==> flow/design.v <==
module spi_port (
    input wire clk,                
    input wire rst_n,              
    input wire spi_clk,           
    input wire spi_mosi,          
    output wire spi_miso,         
    input wire spi_cs_n,          
    output reg [15:0] capture_reg
);
    reg [15:0] shift_reg;          
    reg cs_n_prev;                 
    always @(posedge clk or negedge rst_n) begin
        if (!rst_n) begin
            shift_reg <= 16'b0;
            capture_reg <= 16'b0;
            cs_n_prev <= 1'b1;
        end else begin
            cs_n_prev <= spi_cs_n;
            if (!spi_cs_n) begin
                shift_reg <= {shift_reg[14:0], spi_mosi};
            end else if (cs_n_prev == 1'b0 && spi_cs_n == 1'b1) begin
                capture_reg <= shift_reg;
            end
        end
    end
    assign spi_miso = 1'b0;
    wire _unused_spi_clk = spi_clk;
endmodule
module config_memory #(
    parameter NUM_ADDRESSES = 8  
)(
    input wire clk,                    
    input wire rst_n,                  
    input wire [7:0] addr,             
    input wire [7:0] data_in,          
    input wire wr_en,                  
    input wire rd_en,                  
    output reg [7:0] data_out         
);
    reg [7:0] memory [0:NUM_ADDRESSES-1];  
    integer i;
    always @(posedge clk or negedge rst_n) begin
        if (!rst_n) begin
            for (i = 0; i < NUM_ADDRESSES; i = i + 1) begin
                memory[i] <= 8'b0;
            end
        end else if (wr_en && addr < NUM_ADDRESSES) begin
            memory[addr[2:0]] <= data_in;
        end
    end
    always @(posedge clk) begin
        if (rd_en) begin
            data_out <= (addr < NUM_ADDRESSES) ? memory[addr[2:0]] : 8'b0;
        end
    end
endmodule
module demux1to2 (
    input wire clk,                
    input wire rst_n,              
    input wire [7:0]sel,     
    input wire [7:0] d,            
    output wire [7:0] a,
    output wire [7:0] b            
);
    reg [7:0] a_hold;
    reg [7:0] b_hold;
    always @(posedge clk or negedge rst_n) begin
        if (!rst_n) begin
            a_hold <= 8'b0;
            b_hold <= 8'b0;
        end else begin
            case(sel)
                8'd0: a_hold <= d;
                8'd1: b_hold <= d;
                default: ;
            endcase
        end
    end
    assign a = (sel == 8'd0) ? d : a_hold;
    assign b = (sel == 8'd1) ? d : b_hold;
endmodule
module decimator (
    input wire clk,                
    input wire rst,                
    input wire [7:0] decimation_ratio,  
    input wire data,               
    output reg out,               
    output reg dec_clk            
);
    reg [7:0] counter;           
    always @(posedge clk or posedge rst) begin
        if (rst) begin
            counter <= 8'b0;
            out <= 1'b0;
            dec_clk <= 1'b0;
        end else begin
            if (decimation_ratio == 8'b1) begin
                out <= data;
            end else begin
                counter <= counter + 1;
                if (counter >= decimation_ratio-1) begin
                    counter <= 8'b0;
                    out <= data;
                    dec_clk <= ~dec_clk;
                end
            end
        end
    end
endmodule
module buffer #(
    parameter MAX_LENGTH = 256
)(
    input wire clk,             
    input wire rst,             
    input wire en,              
    input wire data_1,          
    input wire data_2,          
    input wire [7:0] length,    
    output reg [7:0] corr,      
    output reg pos,
    output reg neg
);
    reg [MAX_LENGTH-1:0] shift_reg_1;
    reg [MAX_LENGTH-1:0] shift_reg_2;
    reg [7:0] corr_neg;
    reg [7:0] corr_pos;
    integer i;
    always @(posedge clk or posedge rst) begin
        if (rst) begin
            shift_reg_1 <= {MAX_LENGTH{1'b0}};
            shift_reg_2 <= {MAX_LENGTH{1'b0}};
            pos <= 1'b0;
            neg <= 1'b0;
            corr <= 8'b0;
            corr_neg <= 8'b0;
            corr_pos <= 8'b0;
        end else if (en) begin
            shift_reg_1 <= {shift_reg_1[MAX_LENGTH-2:0], data_1};
            shift_reg_2 <= {shift_reg_2[MAX_LENGTH-2:0], data_2};
            corr <= corr + (data_1 ^ data_2) - (shift_reg_1[MAX_LENGTH - 1] ^ shift_reg_2[MAX_LENGTH - 1]) ;
            if (length > 1) begin
                corr_neg <= corr_neg + (shift_reg_1[0] ^ data_2) - (shift_reg_1[MAX_LENGTH - 1] ^ shift_reg_2[MAX_LENGTH - 2]);
                corr_pos <= corr_pos + (data_1 ^ shift_reg_2[0]) - (shift_reg_1[MAX_LENGTH - 2] ^ shift_reg_2[MAX_LENGTH - 1]);
            end
            if (corr_neg < corr_pos) begin
                neg <= 1'b1;
                pos <= 1'b0;
            end else if (corr_pos < corr_neg) begin
                pos <= 1'b1;
                neg <= 1'b0;
            end else begin
                pos <= 1'b0;
                neg <= 1'b0;
            end
        end
    end
endmodule
module top_module(
    input wire clk,
    input wire rst,
    input wire spi_mosi,
    input wire spi_cs_n,
    input wire mic_data_1,
    input wire mic_data_2,
    output wire [7:0] out,
    output wire pos,
    output wire neg
);
wire [7:0] addr;
wire [7:0] value;
wire wr_en = 1;
wire rd_en = 1;
wire [7:0] mem_out;
wire [7:0] decimation_ratio;
wire dec_data_1;
wire dec_data_2;
wire dec_clk;
wire [7:0] filter_length;
wire [7:0] filter_out;
wire [15:0] capture_reg;
wire dummy;
wire dummy2;
wire corr_dec_en;
assign addr = capture_reg[15:8];
assign value = capture_reg[7:0];
    spi_port u_spi_port(
        .clk(clk),
        .rst_n(!rst),
        .spi_clk(clk),
        .spi_mosi(spi_mosi),
        .spi_miso(dummy),
        .spi_cs_n(spi_cs_n),
        .capture_reg(capture_reg)
    );
    config_memory u_memory(
        .clk(clk),            
        .rst_n(!rst),          
        .addr(addr),     
        .data_in(value),  
        .wr_en(wr_en),          
        .rd_en(rd_en),          
        .data_out(mem_out) 
    );
    demux1to2 u_demux1to2(
        .clk(clk),
        .rst_n(!rst),
        .sel(addr),
        .d(mem_out),
        .a(decimation_ratio),  
        .b(filter_length)
    );
    decimator u_decimator_1(
        .clk(clk),              
        .rst(rst),              
        .decimation_ratio(decimation_ratio),
        .data(mic_data_1),             
        .out(dec_data_1),              
        .dec_clk(dec_clk)           
    );
    decimator u_decimator_2(
        .clk(clk),              
        .rst(rst),              
        .decimation_ratio(decimation_ratio),
        .data(mic_data_2),             
        .out(dec_data_2),              
        .dec_clk(dummy2)           
    );
    buffer u_buffer(
        .clk(clk),         
        .rst(rst),         
        .en(corr_dec_en),
        .data_1(dec_data_1),        
        .data_2(dec_data_2),        
        .length(filter_length),
        .corr(out),
        .pos(pos),
        .neg(neg)   
    );
reg dec_clk_q;
always @(posedge clk or posedge rst) begin
    if (rst) dec_clk_q <= 1'b0;
    else dec_clk_q <= dec_clk;
end
assign corr_dec_en = (decimation_ratio == 8'b1) | (dec_clk & ~dec_clk_q);
endmodule
* From RTL to reports: top_module
Tool output for the design above, in the order of the flow.
Lines are those of the file above, counted from 1.
Library cell names are shortened.
A cell with -- has no value.
- Top module :: top_module
- Clock :: clk
- Cell library :: sky130hd
- Corner :: tt_025C_1v80

* Word level
Counts by Yosys on the flattened word-level netlist (proc, flatten, opt, wreduce). Print and check cells are left out. Cells with the same type and inputs are merged into one.
- Register bits :: 679
- Bits in latches :: 0
- Bits in writable memories :: 0
- Memory bits (read-only) :: 0
- Clocked read ports x word width :: 0
- Memories kept :: 0
- Input port bits :: 6
- Word-level cells :: 91
- Add/sub/neg operators :: 9
- Multiply operators :: 0
- Div/mod/pow operators :: 0
- $lt $le $gt $ge :: 6
- Equal/unequal tests :: 9
- Shifts and indexed selects :: 0
- Muxes and demuxes :: 12
- Bitwise operators :: 12
- Reduce/logical cells :: 16
** Operators with widths (number)
- 8-bit by 32-bit >= comparator with 1-bit output :: 2
- 8-bit parallel mux with 8-bit select :: 1
- 8-bit two-way mux :: 4
- 8-bit adder :: 3
- 8-bit subtractor :: 3
- 2-bit AND reduction :: 11
- 8-bit by 1-bit adder with 8-bit output with constant B :: 2
- 8-bit by 1-bit equality test with 1-bit output with constant B :: 2
- 8-bit < comparator :: 2
- 3-bit equality test with constant B :: 4
- 8-bit by 1-bit subtractor with 9-bit output with constant B :: 1
- 8-bit by 1-bit greater-than comparator with 1-bit output with constant B :: 1
- 8-bit by 4-bit < comparator with 1-bit output with constant B :: 1
- 8-bit logical NOT :: 1
- 1-bit two-way mux :: 7
- 1-bit bitwise XOR :: 6
- 3-bit by 2-bit equality test with 1-bit output with constant B :: 2
- 1-bit inverter :: 4
- 2-bit nonzero test :: 2
- 3-bit by 1-bit equality test with 1-bit output with constant B :: 1
- 3-bit logical NOT :: 1
- 1-bit bitwise AND :: 1
- 1-bit OR :: 1
- 1-bit logical AND :: 1

* Logic depth
Longest topological path by Yosys (ltp), each cell counted once; first at word level (registers and memories cut), then after technology mapping (sequential cells cut; the memories' decode and read muxes count).
- Depth after elaboration :: 6
- ABC_AREA :: 0
- Gate-level depth with buffers :: 15
- Depth with buffers taken out :: 13

* Netlist
Yosys stat after the flow's synthesis: flattened, memories mapped to cells. It holds for the ABC_AREA given above (unset counts as 0); a run with the other value may have another netlist.
- Cells in the netlist :: 2935
- Synthesis area :: 27670.3 sq um
- Sequential area :: 16927.5 sq um
- Mapped flip-flops :: 678
- Buffer cells :: 143
** Cells by type
- dfrtp_1 :: number 669, total area 1.67E+04 sq um
- nand2_1 :: number 1577, total area 5.92E+03 sq um
- mux2_2 :: number 113, total area 1272.47 sq um
- ha_1 :: number 45, total area 563.04 sq um
- buf_2 :: number 63, total area 315.302 sq um
- clkbuf_1 :: number 76, total area 285.274 sq um
- o21ai_0 :: number 46, total area 230.221 sq um
- xor2_1 :: number 26, total area 227.718 sq um
- nor2_1 :: number 50, total area 187.68 sq um
- inv_1 :: number 49, total area 183.926 sq um
- dfxtp_1 :: number 8, total area 160.154 sq um
- a21oi_1 :: number 31, total area 155.149 sq um
- mux2i_1 :: number 12, total area 120.115 sq um
- xnor2_1 :: number 13, total area 113.859 sq um
- nor2b_1 :: number 15, total area 93.84 sq um
- a21o_1 :: number 10, total area 75.072 sq um
- fa_1 :: number 3, total area 60.058 sq um
- nand3_1 :: number 11, total area 55.053 sq um
Not listed: further types 41, cells in them 118.
By module: a second synthesis without flattening, with its own total; a netlist apart from the flattened one above.
- Cell total of the unflattened synthesis :: 1863
- Area (unflattened synthesis) :: 28041.9 sq um
Each row is one instance without its submodules.
** Modules
- buffer :: times used 1, cells 1325, area 21020.2 sq um, seq. area 13462.9 sq um
- config_memory :: times used 1, cells 229, area 3345.7 sq um, seq. area 1841.8 sq um
- decimator :: times used 2, cells 97, area 825.8 sq um, seq. area 250.2 sq um
- spi_port :: times used 1, cells 72, area 1297.5 sq um, seq. area 827.0 sq um
- demux1to2 :: times used 1, cells 36, area 660.6 sq um, seq. area 400.4 sq um
- top_module :: times used 1, cells 7, area 66.3 sq um, seq. area 25.0 sq um

* Path before layout
Path of least setup slack by OpenSTA after synthesis, without wires, with an ideal clock, recovery checks aside; 20% of the period is set as input and as output delay. Where synthesis merged equal registers, the netlist keeps one of their names.
- Kind :: flip-flop to flip-flop
- Start :: register u_spi_port.capture_reg[12]
- End :: register u_decimator_2.out
- Period :: 8.0 ns
- Setup time :: 0.125 ns
- Data arrival time :: 3.993 ns
- Required time :: 7.875 ns
- Setup slack :: 3.882 ns
- Path delay :: 4.118 ns
- Stages on the path :: 16
- Path buffers :: 2
- Synthesis period reached :: 4.118 ns
"path delay" = arrival - input delay + setup time.
"stages on the path" counts driving pins, that of a launching flip-flop among them; a cell with two outputs on the path counts twice.
"synthesis period reached" is the clock period less the worst setup slack; recovery checks do not enter. This is arithmetic on one report: input and output delays are still those of the set period (20% each).
The rows between start and end are the longest chain of elaborated cells between them; the timing report does not say that the signal goes this way. Where chains are equally long, one stands for them.
Each line given opens the expression or statement behind the cell; cells for indexed reads and writes are added by Yosys, which also makes memories of some case tables.
At most two assigning lines are given for a register; there are more.
- Cell sequence :: dfrtp_1 -> or4_1 -> buf_2 -> nor3_4 -> buf_2 -> mux2i_1 -> ha_1 -> xor2_1 -> ha_1 -> o21ai_0 -> o21bai_1 -> a21oi_1 -> a2111oi_2 -> o22ai_1 -> o21ai_1 -> mux2_2
- Cells in the longest elaborated chain :: 6
- Elaborated cells on any way between the ends :: 8
- Classes of those cells :: 1 x add/sub; 1 x compare; 1 x eq/ne; 3 x mux; 2 x reduce/logical
** RTL lines, path post-synthesis
- start, declared :: RTL line 8 : output reg [15:0] capture_reg
- start, assigned :: RTL line 15 : capture_reg <= 16'b0;
- start, assigned :: RTL line 22 : capture_reg <= shift_reg;
- 8-bit logical NOT :: RTL line 79 : assign a = (sel == 8'd0) ? d : a_hold;
- 8-bit two-way mux :: RTL line 79
- 8-bit by 1-bit subtractor with 9-bit output :: RTL line 101 : if (counter >= decimation_ratio-1) begin
- 8-bit by 32-bit >= comparator with 1-bit output :: RTL line 101
- 1-bit two-way mux :: RTL line 101
- 1-bit two-way mux :: RTL line 97 : if (decimation_ratio == 8'b1) begin
- end, assigned :: RTL line 98 : out <= data;
- end, assigned :: RTL line 103 : out <= data;
- end, declared :: RTL line 87 : output reg out,

* Path in the finished layout
From the final timing report of stored run 1: the path of least setup slack in the routed layout; clock arrival at registers is part of the times.
- Kind :: flip-flop to flip-flop
- Start :: register u_spi_port.capture_reg[8]
- End :: register u_decimator_2.out
- Period :: 7.63 ns
- Setup time :: 0.07 ns
- Data arrival time :: 6.02 ns
- Required time :: 8.15 ns
- Setup slack :: 2.13 ns
- Stages on the path :: 14
- Path buffers :: 0
The rows between start and end are the longest chain of elaborated cells between them; the timing report does not say that the signal goes this way. Where chains are equally long, one stands for them.
At most two assigning lines are given for a register; there are more.
- Cell sequence :: dfrtp_1 -> or3_1 -> nor3_4 -> mux2i_1 -> ha_1 -> xor2_1 -> ha_1 -> o21ai_0 -> o21bai_1 -> a21oi_1 -> a2111oi_2 -> o22ai_1 -> o21ai_1 -> mux2_2
- Cells in the longest elaborated chain :: 6
- Elaborated cells on any way between the ends :: 8
- Classes of those cells :: 1 x add/sub; 1 x compare; 1 x eq/ne; 3 x mux; 2 x reduce/logical
** RTL lines, path after layout
- start, declared :: RTL line 8 : output reg [15:0] capture_reg
- start, assigned :: RTL line 15 : capture_reg <= 16'b0;
- start, assigned :: RTL line 22 : capture_reg <= shift_reg;
- 8-bit logical NOT :: RTL line 79 : assign a = (sel == 8'd0) ? d : a_hold;
- 8-bit two-way mux :: RTL line 79
- 8-bit by 1-bit subtractor with 9-bit output :: RTL line 101 : if (counter >= decimation_ratio-1) begin
- 8-bit by 32-bit >= comparator with 1-bit output :: RTL line 101
- 1-bit two-way mux :: RTL line 101
- 1-bit two-way mux :: RTL line 97 : if (decimation_ratio == 8'b1) begin
- end, assigned :: RTL line 98 : out <= data;
- end, assigned :: RTL line 103 : out <= data;
- end, declared :: RTL line 87 : output reg out,

Hand-over note for top_module

Measured results for top_module: 4 stored runs of the Yosys and OpenROAD flow on sky130hd. The settings differ; the order carries no meaning. The constraints put input and output delay at 20% of the set period each and load the outputs with 0.01 pF.
"period reached": clock period set for the run, less the worst setup slack. It is reckoned from that one timing run; input and output delays stay at 20% of the period that was set.
"critical path time" means the part of the period allowed to the worst setup path (the constraints hold back 20% at inputs and 20% at outputs) less its slack; where the path has registers, the arrival times of their clocks count too.
"total power after layout": no workload was simulated; the value follows from the tool's default switching activity.

** Stored run 1
- Settings :: CORE_UTILIZATION=26; CTS_CLUSTER_DIAMETER=269; CTS_CLUSTER_SIZE=73; GPL_ROUTABILITY_DRIVEN=0; MAX_ROUTING_LAYER=met5; MIN_ROUTING_LAYER=met1; SETUP_SLACK_MARGIN=-0.62; period_ns=7.63; CAP_MARGIN=20; CORE_MARGIN=2; SLEW_MARGIN=20
- Yosys chip area after synthesis :: 27670.3 sq um
- Die size :: 109049.0 sq um
- Standard-cell area of the final layout :: 29577.1 sq um
- Worst setup slack after layout :: 2.132 ns
- Final worst hold slack :: 0.402 ns
- Total power after layout :: 9061 µW
- Period reached :: 5.498 ns
- Critical path time :: 5.50 ns
- Kind of the worst setup path :: flip-flop to flip-flop

** Stored run 2
- Settings :: CELL_PAD_IN_SITES_DETAIL_PLACEMENT=2; CORE_MARGIN=9; CORE_UTILIZATION=31; CTS_CLUSTER_SIZE=11; GPL_ROUTABILITY_DRIVEN=0; GPL_TIMING_DRIVEN=0; HOLD_SLACK_MARGIN=0.17; SLEW_MARGIN=25; TNS_END_PERCENT=10; period_ns=5.49; CAP_MARGIN=20
- Yosys chip area after synthesis :: 27670.3 sq um
- Die size :: 100337.0 sq um
- Standard-cell area of the final layout :: 32262.2 sq um
- Worst setup slack after layout :: 0.226 ns
- Final worst hold slack :: 0.414 ns
- Total power after layout :: 18176 µW
- Period reached :: 5.264 ns
- Critical path time :: 5.26 ns
- Kind of the worst setup path :: flip-flop to flip-flop

** Stored run 3
- Settings :: CELL_PAD_IN_SITES_DETAIL_PLACEMENT=2; CORE_MARGIN=9; CORE_UTILIZATION=40; CTS_CLUSTER_SIZE=11; GPL_ROUTABILITY_DRIVEN=0; HOLD_SLACK_MARGIN=0.17; SLEW_MARGIN=25; TNS_END_PERCENT=10; period_ns=6.74; CAP_MARGIN=20
- Yosys chip area after synthesis :: 27670.3 sq um
- Die size :: 78966.6 sq um
- Standard-cell area of the final layout :: 30954.7 sq um
- Worst setup slack after layout :: 0.962 ns
- Final worst hold slack :: 0.422 ns
- Total power after layout :: 13832 µW
- Period reached :: 5.778 ns
- Critical path time :: 5.78 ns
- Kind of the worst setup path :: flip-flop to flip-flop

** Stored run 4
- Settings :: CORE_UTILIZATION=40; SETUP_SLACK_MARGIN=1.25; period_ns=5.06; CAP_MARGIN=20; CORE_MARGIN=2; SLEW_MARGIN=20
- Yosys chip area after synthesis :: 27670.3 sq um
- Die size :: 71294.3 sq um
- Standard-cell area of the final layout :: 31654.1 sq um
- Worst setup slack after layout :: 1.226 ns
- Final worst hold slack :: 0.386 ns
- Total power after layout :: 17761 µW
- Period reached :: 3.834 ns
- Critical path time :: 3.83 ns
- Kind of the worst setup path :: flip-flop to flip-flop

End of note.
